==> flow/design.v <==
`timescale 1ns / 1ps
`default_nettype none
module Debounce(
    input wire btn, 
    input wire clk, 
    output reg led
    );
    reg [15:0] counter;  
    wire TC;  
    always @(posedge clk) begin
        if(~btn) begin
            counter <= 0;  
        end
        else begin
            counter <= counter + 1; 
        end
    end
    assign TC = (counter == 65534);  
    always @(posedge clk) begin
        if(~btn) begin
            led <= 0;  
        end
        else if (TC) begin
            led <= 1;  
        end
        else
            led <= led;  
    end
endmodule
`timescale 1ns / 1ps
module edge_generator(input wire clk, input wire rst, input wire signal, output reg out);  
    reg sig_p; 
    always @(posedge clk) begin
        if(rst == 1) begin
            out <= 0;
            sig_p <= 0;
        end else 
        begin
            if((sig_p != signal) && (signal)) begin
                out <= 1; 
            end 
            else out <= 0; 
            sig_p <= signal;
        end
    end
endmodule
`default_nettype none
`timescale 1ns / 1ps
module cla_adder(input wire [3:0] A, input wire [3:0] B, input wire CI, output wire CO, output wire [3:0] SUM);
    wire [3:0] propegated, generated;
    wire [3:0] carries;
    assign carries[0] = CI;
    assign propegated = A ^ B; 
    assign generated = A & B;
    assign carries[1] = generated[0] | (propegated[0] & carries[0]);
    assign carries[2] = generated[1] | (propegated[1] & carries[1]);
    assign carries[3] = generated[2] | (propegated[2] & carries[2]);
    assign CO = generated[3] | (propegated[3] & carries[3]);
    genvar i;
    generate 
        for (i = 0; i < 4; i = i + 1) begin
            FA a(.A(A[i]), .B(B[i]), .CI(carries[i]), .SUM(SUM[i]));
        end
    endgenerate
endmodule 
module FA(input wire A, input wire B, input wire CI, output wire CO, output wire SUM);
    assign CO = (A & B) | (CI & (A ^ B)); 
    assign SUM = A ^ B ^ CI; 
endmodule
`timescale 1ns / 1ps
`default_nettype none
module combo_mult(input wire [3:0] a, input wire [3:0] b, output wire [7:0] res);
    wire [7:0] m [3:0];
    genvar i; 
    generate 
        for(i = 0; i < 4; i = i + 1) begin
            assign m[i] = (a[i] != 0) ? ({{4'b0}, b} << i) : 8'b0;
        end
    endgenerate
    assign res = m[0] + m[1] + m[2] + m[3];
endmodule
`timescale 1ns / 1ps
`default_nettype none
module Calculator(
    input wire [3:0] a, 
    input wire [3:0] b,
    input wire [2:0] op,
    output reg [7:0] out
);
    parameter AND = 3'b000;
    parameter OR = 3'b001;
    parameter NOT = 3'b010;
    parameter XOR = 3'b011;
    parameter ADD = 3'b100;
    parameter SUB = 3'b101;
    parameter MULT = 3'b110;
    parameter DIV = 3'b111; 
    wire adder_co;
    wire [3:0] SUM;
    wire [7:0] PRODUCT;
    wire [3:0] B_adder;
    wire CI;
    assign B_adder = (op == ADD) ? b : 
                     (op == SUB) ? ~b :
                     0; 
    assign CI = (op == SUB) ? 1 : 0; 
    cla_adder ADDER(.A(a),.B(B_adder), .CI(CI), .CO(adder_co), .SUM(SUM));
    combo_mult MULTI(.a(a), .b(b), .res(PRODUCT));
    always @(*) begin
        case(op)
            AND: begin
                out <= {{4{1'b0}}, a&b};
            end
            OR: begin
                out <= {{4{1'b0}}, a|b};
            end
            NOT: begin
                out <= {{4{1'b1}}, ~a};
            end
            XOR: begin
                out <= {{4{1'b0}}, a ^ b};
            end
            ADD: begin
                out <= {{3{1'b0}}, adder_co, SUM};
            end
            SUB: begin
                if (a < b) begin
                    out <= {{4{1'b1}}, SUM};
                end
                else out <= {{4{1'b0}}, SUM};
            end
            MULT: begin
                out <= PRODUCT;
            end
            DIV: begin
                out <= (b == 4'd0) ? 8'hFF : a/b;
            end
        endcase
   end
endmodule 
`timescale 1ns / 1ps
module val_bcd(
    input wire clk,  
    input wire reset, 
    input wire en, 
    input wire [11:0] count, 
    output reg [15:0] BCD,
    output reg rdy
    );
    parameter IDLE = 0; 
    parameter SHIFT = 1;
    parameter ADD = 2;
    reg [11:0] count_p;  
    reg [3:0] shift_idx;  
    reg [1:0] state;  
    reg [15:0] BCD_temp;  
    always @(posedge clk or posedge reset) begin
        if(reset) begin
            BCD <= 0;
            rdy <= 0; 
            shift_idx <= 0; 
            count_p <= 0; 
            state <= IDLE;
        end
        else begin
            case(state)
                IDLE : begin  
                    if(en) begin  
                        BCD <= 0;  
                        count_p <= count;  
                        shift_idx <= 0;  
                        state <= SHIFT;  
                    end 
                    else state <= IDLE;  
                    rdy <= 0;  
                end
                SHIFT : begin  
                    BCD <= {BCD[14:0], count_p[11 - shift_idx]};  
                    shift_idx <= shift_idx + 1;  
                    state <= ADD;  
                    rdy <= 0;  
                end
                ADD : begin  
                    if(shift_idx == 12) begin
                        rdy <= 1;     
                        state <= IDLE;   
                    end
                    else begin  
                        BCD <= {(BCD[15:12] >= 5) ? BCD[15:12] + 4'd3 : BCD[15:12], 
                            (BCD[11:8] >= 5) ? BCD[11:8] + 4'd3 : BCD[11:8],
                            (BCD[7:4] >= 5) ? BCD[7:4] + 4'd3 : BCD[7:4],
                            (BCD[3:0] >= 5) ? BCD[3:0] + 4'd3 : BCD[3:0]}; 
                        state <= SHIFT;  
                        rdy <= 0;  
                    end
                end
            endcase             
        end
    end
endmodule
`timescale 1ns / 1ps
`default_nettype none
module bcd_seg(
    input wire [3:0] BCD, 
    output reg [7:0] s
);
    always @(*) begin
        case(BCD)
            0: s = 8'b0000_0011; 
            1: s = 8'b1001_1111;
            2: s = 8'b0010_0101;
            3: s = 8'b0000_1101;
            4: s = 8'b1001_1001;
            5: s = 8'b0100_1001;
            6: s = 8'b0100_0001;
            7: s = 8'b0001_1111;
            8: s = 8'b0000_0001;
            9: s = 8'b0000_1001;
            10: s = 8'b1111_1101; 
            default s = 8'b1111_1111;
        endcase
end
endmodule
`timescale 1ns / 1ps
`default_nettype none
module op_seg(
    input wire [2:0] OP, 
    output reg [31:0] s
);
    always @(*) begin
        case(OP)
            0: s = 32'b1111_1111_0001_0001_1101_0101_1000_0101;  
            1: s = 32'b1111_1111_1111_1111_0000_0011_1111_0101;  
            2: s = 32'b1111_1111_1101_0101_1100_0101_1110_0001;  
            3: s = 32'b1111_1111_1001_0001_0000_0011_1111_0101;  
            4: s = 32'b1111_1111_0001_0001_1000_0101_1000_0101;  
            5: s = 32'b1111_1111_0100_1001_1100_0111_1100_0001;  
            6: s = 32'b0011_0011_0001_1011_1110_0011_1110_0001;  
            7: s = 32'b1111_1111_1000_0101_1001_1111_1000_0011;  
            default s = 32'b1111_1111_1111_1111_1111_1111_1111_1111;
        endcase
    end
endmodule
`timescale 1ns / 1ps
`default_nettype none
module Multi_Driver(
    input wire clk, 
    input wire rst, 
    input wire [31:0] segValues,
    output reg [3:0] an,
    output reg [7:0] seg
    );
    parameter DELAY = 4095; 
    reg [11:0] count;  
    always @(posedge clk) begin
        if(count < (DELAY / 4)) begin
            an <= 4'b1110;
            seg <= segValues[7:0];
        end
        else if (count < (DELAY / 2)) begin
            an <= 4'b1101;
            seg <= segValues[15:8];
        end
        else if (count < ((3 * DELAY) / 4)) begin
            an <= 4'b1011;
            seg <= segValues[23:16];
        end
        else begin
            an <= 4'b0111;
            seg <= segValues[31:24];
        end
        if (rst) count <= 0;
        else count <= count + 1; 
    end
endmodule
`timescale 1ns / 1ps
`default_nettype none
module Calculator_top(
    input wire [3:0] a, 
    input wire [3:0] b,
    input wire clk, 
    input wire rst, 
    input wire enter, 
    input wire back,
    input wire up, 
    input wire down,
    output wire [3:0] an, 
    output wire [7:0] seg,
    output reg bin_ind
);
    reg [2:0] op; 
    wire [7:0] calculator_result;  
    reg [31:0] display_value;  
    reg convert_value_enable;  
    wire up_d; wire down_d; wire enter_d; wire back_d; wire rst_d;  
    Debounce dd(.btn(down), .clk(clk), .led(down_d));
    Debounce ud(.btn(up), .clk(clk), .led(up_d));
    Debounce ed(.btn(enter), .clk(clk), .led(enter_d));
    Debounce bd(.btn(back), .clk(clk), .led(back_d));
    Debounce rd(.btn(rst), .clk(clk), .led(rst_d)); 
    Calculator calc(.a(a), .b(b), .op(op), .out(calculator_result));
    wire [15:0] BCD_result; 
    reg [11:0] value_to_convert; 
    wire bcd_val_rdy; 
    val_bcd VAL(.clk(clk), .reset(rst_d), .en(convert_value_enable), .count(value_to_convert), .rdy(bcd_val_rdy), .BCD(BCD_result));
    wire [31:0] BCD_seg;
    reg [31:0] BCD_seg_buffer;
    bcd_seg A(.BCD(BCD_result[15:12]),.s(BCD_seg[31:24]));
    bcd_seg B(.BCD(BCD_result[11:8]),.s(BCD_seg[23:16]));
    bcd_seg C(.BCD(BCD_result[7:4]),.s(BCD_seg[15:8]));
    bcd_seg D(.BCD(BCD_result[3:0]),.s(BCD_seg[7:0]));
    wire [31:0] op_seg;
    op_seg OPS(.OP(op), .s(op_seg)); 
    parameter DISP_ZEROS = 32'b0000_0011_0000_0011_0000_0011_0000_0011;
    Multi_Driver md(.segValues(display_value), .clk(clk), .rst(rst_d), .an(an), .seg(seg));
    parameter IDLE = 0;  
    parameter VALUE_SET = 1;
    parameter CONV = 2;  
    parameter RES = 3;  
    parameter OP = 4;  
    reg [1:0] result_neg; 
    reg [2:0] cs;  
    reg [2:0] ns;  
    always @(posedge clk) begin
        if(op < 4) begin  
            value_to_convert <= (1000 * calculator_result[3]) + (100 * calculator_result[2]) + (10 * calculator_result[1]) + (calculator_result[0]);
        end 
        else if(op == 5) begin  
             if(calculator_result[7]) begin  
                 result_neg[0] <= 1; 
                 value_to_convert <= {{8{1'b0}}, ((~calculator_result) + 1) & 4'b1111};  
                 if((((~calculator_result) + 1) & 4'b1111) >= 10) result_neg[1] <= 1;
                 else result_neg[1] <= 0; 
             end
             else value_to_convert <= {{4{1'b0}}, calculator_result}; 
        end 
        else begin
            value_to_convert <= {{4{1'b0}}, calculator_result}; 
        end
        if(rst_d == 1) begin
            op <= 0; 
            convert_value_enable <= 0; 
            ns <= IDLE;
            result_neg <= 0;
            display_value <= DISP_ZEROS;
        end
        else begin
            case (cs)
                IDLE: begin
                    display_value <= DISP_ZEROS; 
                    op <= 0;
                    if(ENTER) begin
                        ns <= CONV;
                    end
                    else if (UP | DOWN) begin
                        ns <= OP;
                        op <= 0; 
                    end
                end
                CONV: begin
                    if(op >= 5) begin
                        bin_ind <= 0; 
                    end else begin
                        bin_ind <= 1; 
                    end
                    display_value <= op_seg; 
                    convert_value_enable <= 1; 
                    if(bcd_val_rdy) begin
                        ns <= RES;
                        convert_value_enable <= 0;
                        if(result_neg[0]) begin  
                            if(result_neg[1]) begin
                                BCD_seg_buffer <= {16'b1111_1111_1111_1101, BCD_seg[15:0]};  
                            end else begin
                                BCD_seg_buffer <= {24'b1111_1111_1111_1111_1111_1101, BCD_seg[7:0]};  
                            end
                            result_neg <= 2'b0; 
                        end else begin
                            BCD_seg_buffer <= BCD_seg;
                        end
                    end
                    else ns <= CONV; 
                end
                RES: begin
                    result_neg <= 2'b0;
                    display_value <= BCD_seg_buffer; 
                    if (BACK) begin
                        ns <= IDLE;
                    end
                    else if (ENTER) begin
                        ns <= CONV;
                    end
                    else if (UP | DOWN) begin
                        ns <= OP;
                        op <= 0;
                    end
                    else ns <= RES;
                end
                OP: begin
                    result_neg <= 2'b0;
                    display_value <= op_seg; 
                    if (ENTER) begin
                        ns <= CONV;
                    end
                    else if(BACK) begin
                        ns <= RES;
                    end else begin
                        ns <= OP; 
                    end
                    if(UP) begin
                        op <= op + 1;
                    end
                    else if(DOWN) begin
                        op <= op - 1;
                    end
                end
            endcase 
        end
    end
    wire DOWN; wire UP; wire BACK; wire ENTER;
    edge_generator de(.clk(clk), .rst(rst_d), .signal(down_d), .out(DOWN));
    edge_generator ue(.clk(clk), .rst(rst_d), .signal(back_d), .out(BACK));
    edge_generator be(.clk(clk), .rst(rst_d), .signal(up_d), .out(UP));
    edge_generator ee(.clk(clk), .rst(rst_d), .signal(enter_d), .out(ENTER));
    always @(negedge clk) begin
        if(rst_d) begin
            cs <= IDLE; 
        end
        else begin
            cs <= ns; 
        end
    end
endmodule
# Reports on Calculator_top
# Tool output for the design above before and after an edit, in the order of the flow.
# Lines under "before" count in the file above, lines under "after" in the edited file.
# "delta" is "after" less "before", of the values as shown; "rel_change_pct" is that difference over "before", in percent.
# Cell names lack the library's common part.
# A cell with - has no value.
dict set report inputs {
  top_module {Calculator_top}
  clock {clk}
  lib {sky130hd}
  lib_corner {tt_025C_1v80}
}

# Diff
# Unified diff, file above to edited file.
# A script made this edit. It was not meant as an optimisation and need not keep what the design does.
# begin of diff
@@ -70,5 +70,5 @@
 `timescale 1ns / 1ps
 `default_nettype none
-module combo_mult(input wire [3:0] a, input wire [3:0] b, output wire [7:0] res);
+module combo_mult(input wire [3:0] a, input wire [2:0] b, output wire [7:0] res);
     wire [7:0] m [3:0];
     genvar i; 
# end of diff

# Elaborated design
# Counts by Yosys on the flattened word-level netlist (proc, flatten, opt, wreduce; memories kept). Print and check cells are left out.
# Yosys's memory passes give these memory sizes; they may raise the number of words (mostly to a power of two), join words into wider ones and drop unused or constant bits.
# item before after delta rel_change_pct
set op_classes {}
lappend op_classes {n_mul 3 3 0 0.00}
lappend op_classes {bitwise 26 26 0 0.00}
lappend op_classes {shifts 1 1 0 0.00}
lappend op_classes {n_div 1 1 0 0.00}
lappend op_classes {muxes 71 71 0 0.00}
lappend op_classes {eq_ne 33 33 0 0.00}
lappend op_classes {n_cmp 11 11 0 0.00}
lappend op_classes {n_reduce_logical 28 28 0 0.00}
lappend op_classes {addsub 21 21 0 0.00}
# op before after delta rel_change_pct
set ops {}
lappend ops {{2-to-1 mux 3 bit} 14 15 1 7.14}
lappend ops {{2-to-1 mux 7 bit} 2 1 -1 -50.00}
lappend ops {{adder 4 x 5 -> 6 bit} 1 0 -1 -100.00}
lappend ops {{adder 3 x 4 -> 5 bit} 0 1 1 -}
# Unchanged operator kinds not shown: 74.
# item before after delta rel_change_pct
set bits {}
lappend bits {inputBits 14 14 0 0.00}
lappend bits {clocked_rd_ports_x_width 23 23 0 0.00}
lappend bits {elab_cells 240 240 0 0.00}
lappend bits {romBits 632 632 0 0.00}
lappend bits {register_bits 241 241 0 0.00}
lappend bits {mem_count 5 5 0 0.00}
# item before after
set memory_table {}
lappend memory_table {memory_list {8x23 r1 w0; 16x7 r1 w0; 16x7 r1 w0; 16x7 r1 w0; 16x7 r1 w0} {8x23 r1 w0; 16x7 r1 w0; 16x7 r1 w0; 16x7 r1 w0; 16x7 r1 w0}}

# Longest topological paths
# Yosys ltp: most cells in a row. Word level: on the elaborated netlist, between registers, memories and ports. Mapped: between sequential cells and ports; inverters and the memories' decode and read muxes count.
# item before after delta rel_change_pct
set logic_depth {}
lappend logic_depth {word_depth 23 23 0 0.00}
lappend logic_depth {ABC_AREA 0 0 - -}
lappend logic_depth {depth_mapped 55 58 3 5.45}
lappend logic_depth {depth_no_buf 54 55 1 1.85}

# After synthesis
# The flow's flattened synthesis, as Yosys stat reports it; memories are mapped. The netlist is that of the ABC_AREA named above (0 if unset); the other value can give another one.
# cell_type before after delta rel_change_pct
set by_type {}
lappend by_type {nand2_1 118 132 14 11.86}
lappend by_type {inv_1 79 70 -9 -11.39}
lappend by_type {clkbuf_1 41 49 8 19.51}
lappend by_type {nor3_1 28 20 -8 -28.57}
lappend by_type {xor2_1 22 14 -8 -36.36}
lappend by_type {or3_1 26 33 7 26.92}
lappend by_type {nor2_1 131 137 6 4.58}
lappend by_type {o2bb2ai_1 0 6 6 -}
lappend by_type {o21ai_0 104 109 5 4.81}
lappend by_type {a31oi_1 21 16 -5 -23.81}
lappend by_type {and3_1 16 21 5 31.25}
lappend by_type {nor2b_1 30 34 4 13.33}
lappend by_type {a21boi_0 16 20 4 25.00}
lappend by_type {o211ai_1 10 6 -4 -40.00}
lappend by_type {o22ai_1 26 23 -3 -11.54}
lappend by_type {nand4_1 19 16 -3 -15.79}
lappend by_type {or2_2 13 16 3 23.08}
lappend by_type {buf_1 7 4 -3 -42.86}
# Unchanged cell types not shown: 21.
# The list need not be complete.
# item before after delta rel_change_pct
set synth_totals {}
lappend synth_totals {ffs 248 248 0 0.00}
lappend synth_totals {seq_area_mm2 0.0054265 0.0054265 0.0000000 0.00}
lappend synth_totals {yosys_area_mm2 0.0134204 0.0135017 0.0000813 0.61}
lappend synth_totals {buffers 51 58 7 13.73}
lappend synth_totals {cells 1500 1524 24 1.60}
# By module: a second synthesis without flattening, with its own total; a netlist apart from the flattened one above.
# item before after delta rel_change_pct
set unflattened {}
lappend unflattened {hier_cells 1611 1588 -23 -1.43}
lappend unflattened {area_unflattened_mm2 0.0146878 0.0144113 -0.0002765 -1.88}
# Rows give one instance, submodules left out.
# mod instances area_mm2 n_cells
set by_module_before {}
lappend by_module_before {Debounce 5 0.0007507 84}
lappend by_module_before {Calculator_top 1 0.0037261 343}
lappend by_module_before {val_bcd 1 0.0020432 205}
lappend by_module_before {Calculator 1 0.0019832 275}
lappend by_module_before {Multi_Driver 1 0.0010848 104}
lappend by_module_before {bcd_seg 4 0.0002377 35}
lappend by_module_before {combo_mult 1 0.0003854 42}
lappend by_module_before {op_seg 1 0.0003566 53}
lappend by_module_before {edge_generator 4 0.0000588 4}
lappend by_module_before {cla_adder 1 0.0000888 9}
lappend by_module_before {FA 4 0.00002 1}
# mod instances area_mm2 n_cells
set by_module_after {}
lappend by_module_after {Debounce 5 0.0007507 84}
lappend by_module_after {Calculator_top 1 0.0037261 343}
lappend by_module_after {val_bcd 1 0.0020432 205}
lappend by_module_after {Calculator 1 0.0018217 263}
lappend by_module_after {Multi_Driver 1 0.0010848 104}
lappend by_module_after {bcd_seg 4 0.0002377 35}
lappend by_module_after {op_seg 1 0.0003566 53}
lappend by_module_after {combo_mult 1 0.0002703 31}
lappend by_module_after {edge_generator 4 0.0000588 4}
lappend by_module_after {cla_adder 1 0.0000888 9}
lappend by_module_after {FA 4 0.00002 1}

# Layout results
# Runs of the flow (Yosys, OpenROAD) on both versions; the two runs of a pair have the same settings. The constraints put input and output delay at 20% of the set period each and load the outputs with 0.01 pF.
dict set report flow_settings_set_A {
  CORE_UTILIZATION 40
  period_ns 12.0
  CAP_MARGIN 20
  CORE_MARGIN 2
  SLEW_MARGIN 20
}
# item before after delta rel_change_pct
set measured_set_A {}
lappend measured_set_A {synth_chip_area_mm2 0.0134204 0.0135017 0.0000813 0.61}
lappend measured_set_A {finish.stdcell_area_mm2 0.0152221 0.0150782 -0.0001439 -0.95}
lappend measured_set_A {achieved_clock_period_ns 11.348 11.369 0.021 0.19}
lappend measured_set_A {fin_util_frac 0.457 0.452 -0.005 -}
lappend measured_set_A {final_power_mw 2.007 1.856 -0.151 -7.52}
lappend measured_set_A {die_footprint_mm2 0.0350326 0.0352407 0.0002081 0.59}
lappend measured_set_A {worst_hold_slack_ns 0.377 0.381 0.004 -}
lappend measured_set_A {setup_ws_ns 0.652 0.631 -0.021 -}
lappend measured_set_A {tns_setup_ns 0.000 0.000 0.000 -}
dict set report flow_settings_set_B {
  CAP_MARGIN 35
  CORE_MARGIN 7
  CORE_UTILIZATION 24
  GPL_ROUTABILITY_DRIVEN 1
  MIN_ROUTING_LAYER {met1}
  period_ns 6.52
  SLEW_MARGIN 20
}
# item before after delta rel_change_pct
set measured_set_B {}
lappend measured_set_B {synth_chip_area_mm2 0.0134204 0.0135017 0.0000813 0.61}
lappend measured_set_B {finish.stdcell_area_mm2 0.0165171 0.0167723 0.0002552 1.55}
lappend measured_set_B {achieved_clock_period_ns 8.560 8.952 0.392 4.58}
lappend measured_set_B {fin_util_frac 0.299 0.303 0.004 -}
lappend measured_set_B {final_power_mw 3.958 3.791 -0.167 -4.22}
lappend measured_set_B {die_footprint_mm2 0.0627352 0.0630939 0.0003587 0.57}
lappend measured_set_B {worst_hold_slack_ns 0.377 0.377 0.000 -}
lappend measured_set_B {setup_ws_ns -2.040 -2.432 -0.392 -}
lappend measured_set_B {tns_setup_ns -9.818 -13.150 -3.332 -}
# "achieved_clock_period_ns" means the clock period less the worst setup slack. The figure is calculated, with input and output delays left at 20% of the set period.
# By "final_power_mw" is meant OpenSTA's value without simulated activity: inputs other than the clock are taken to toggle once in ten clock periods, and the tool carries that through the logic.
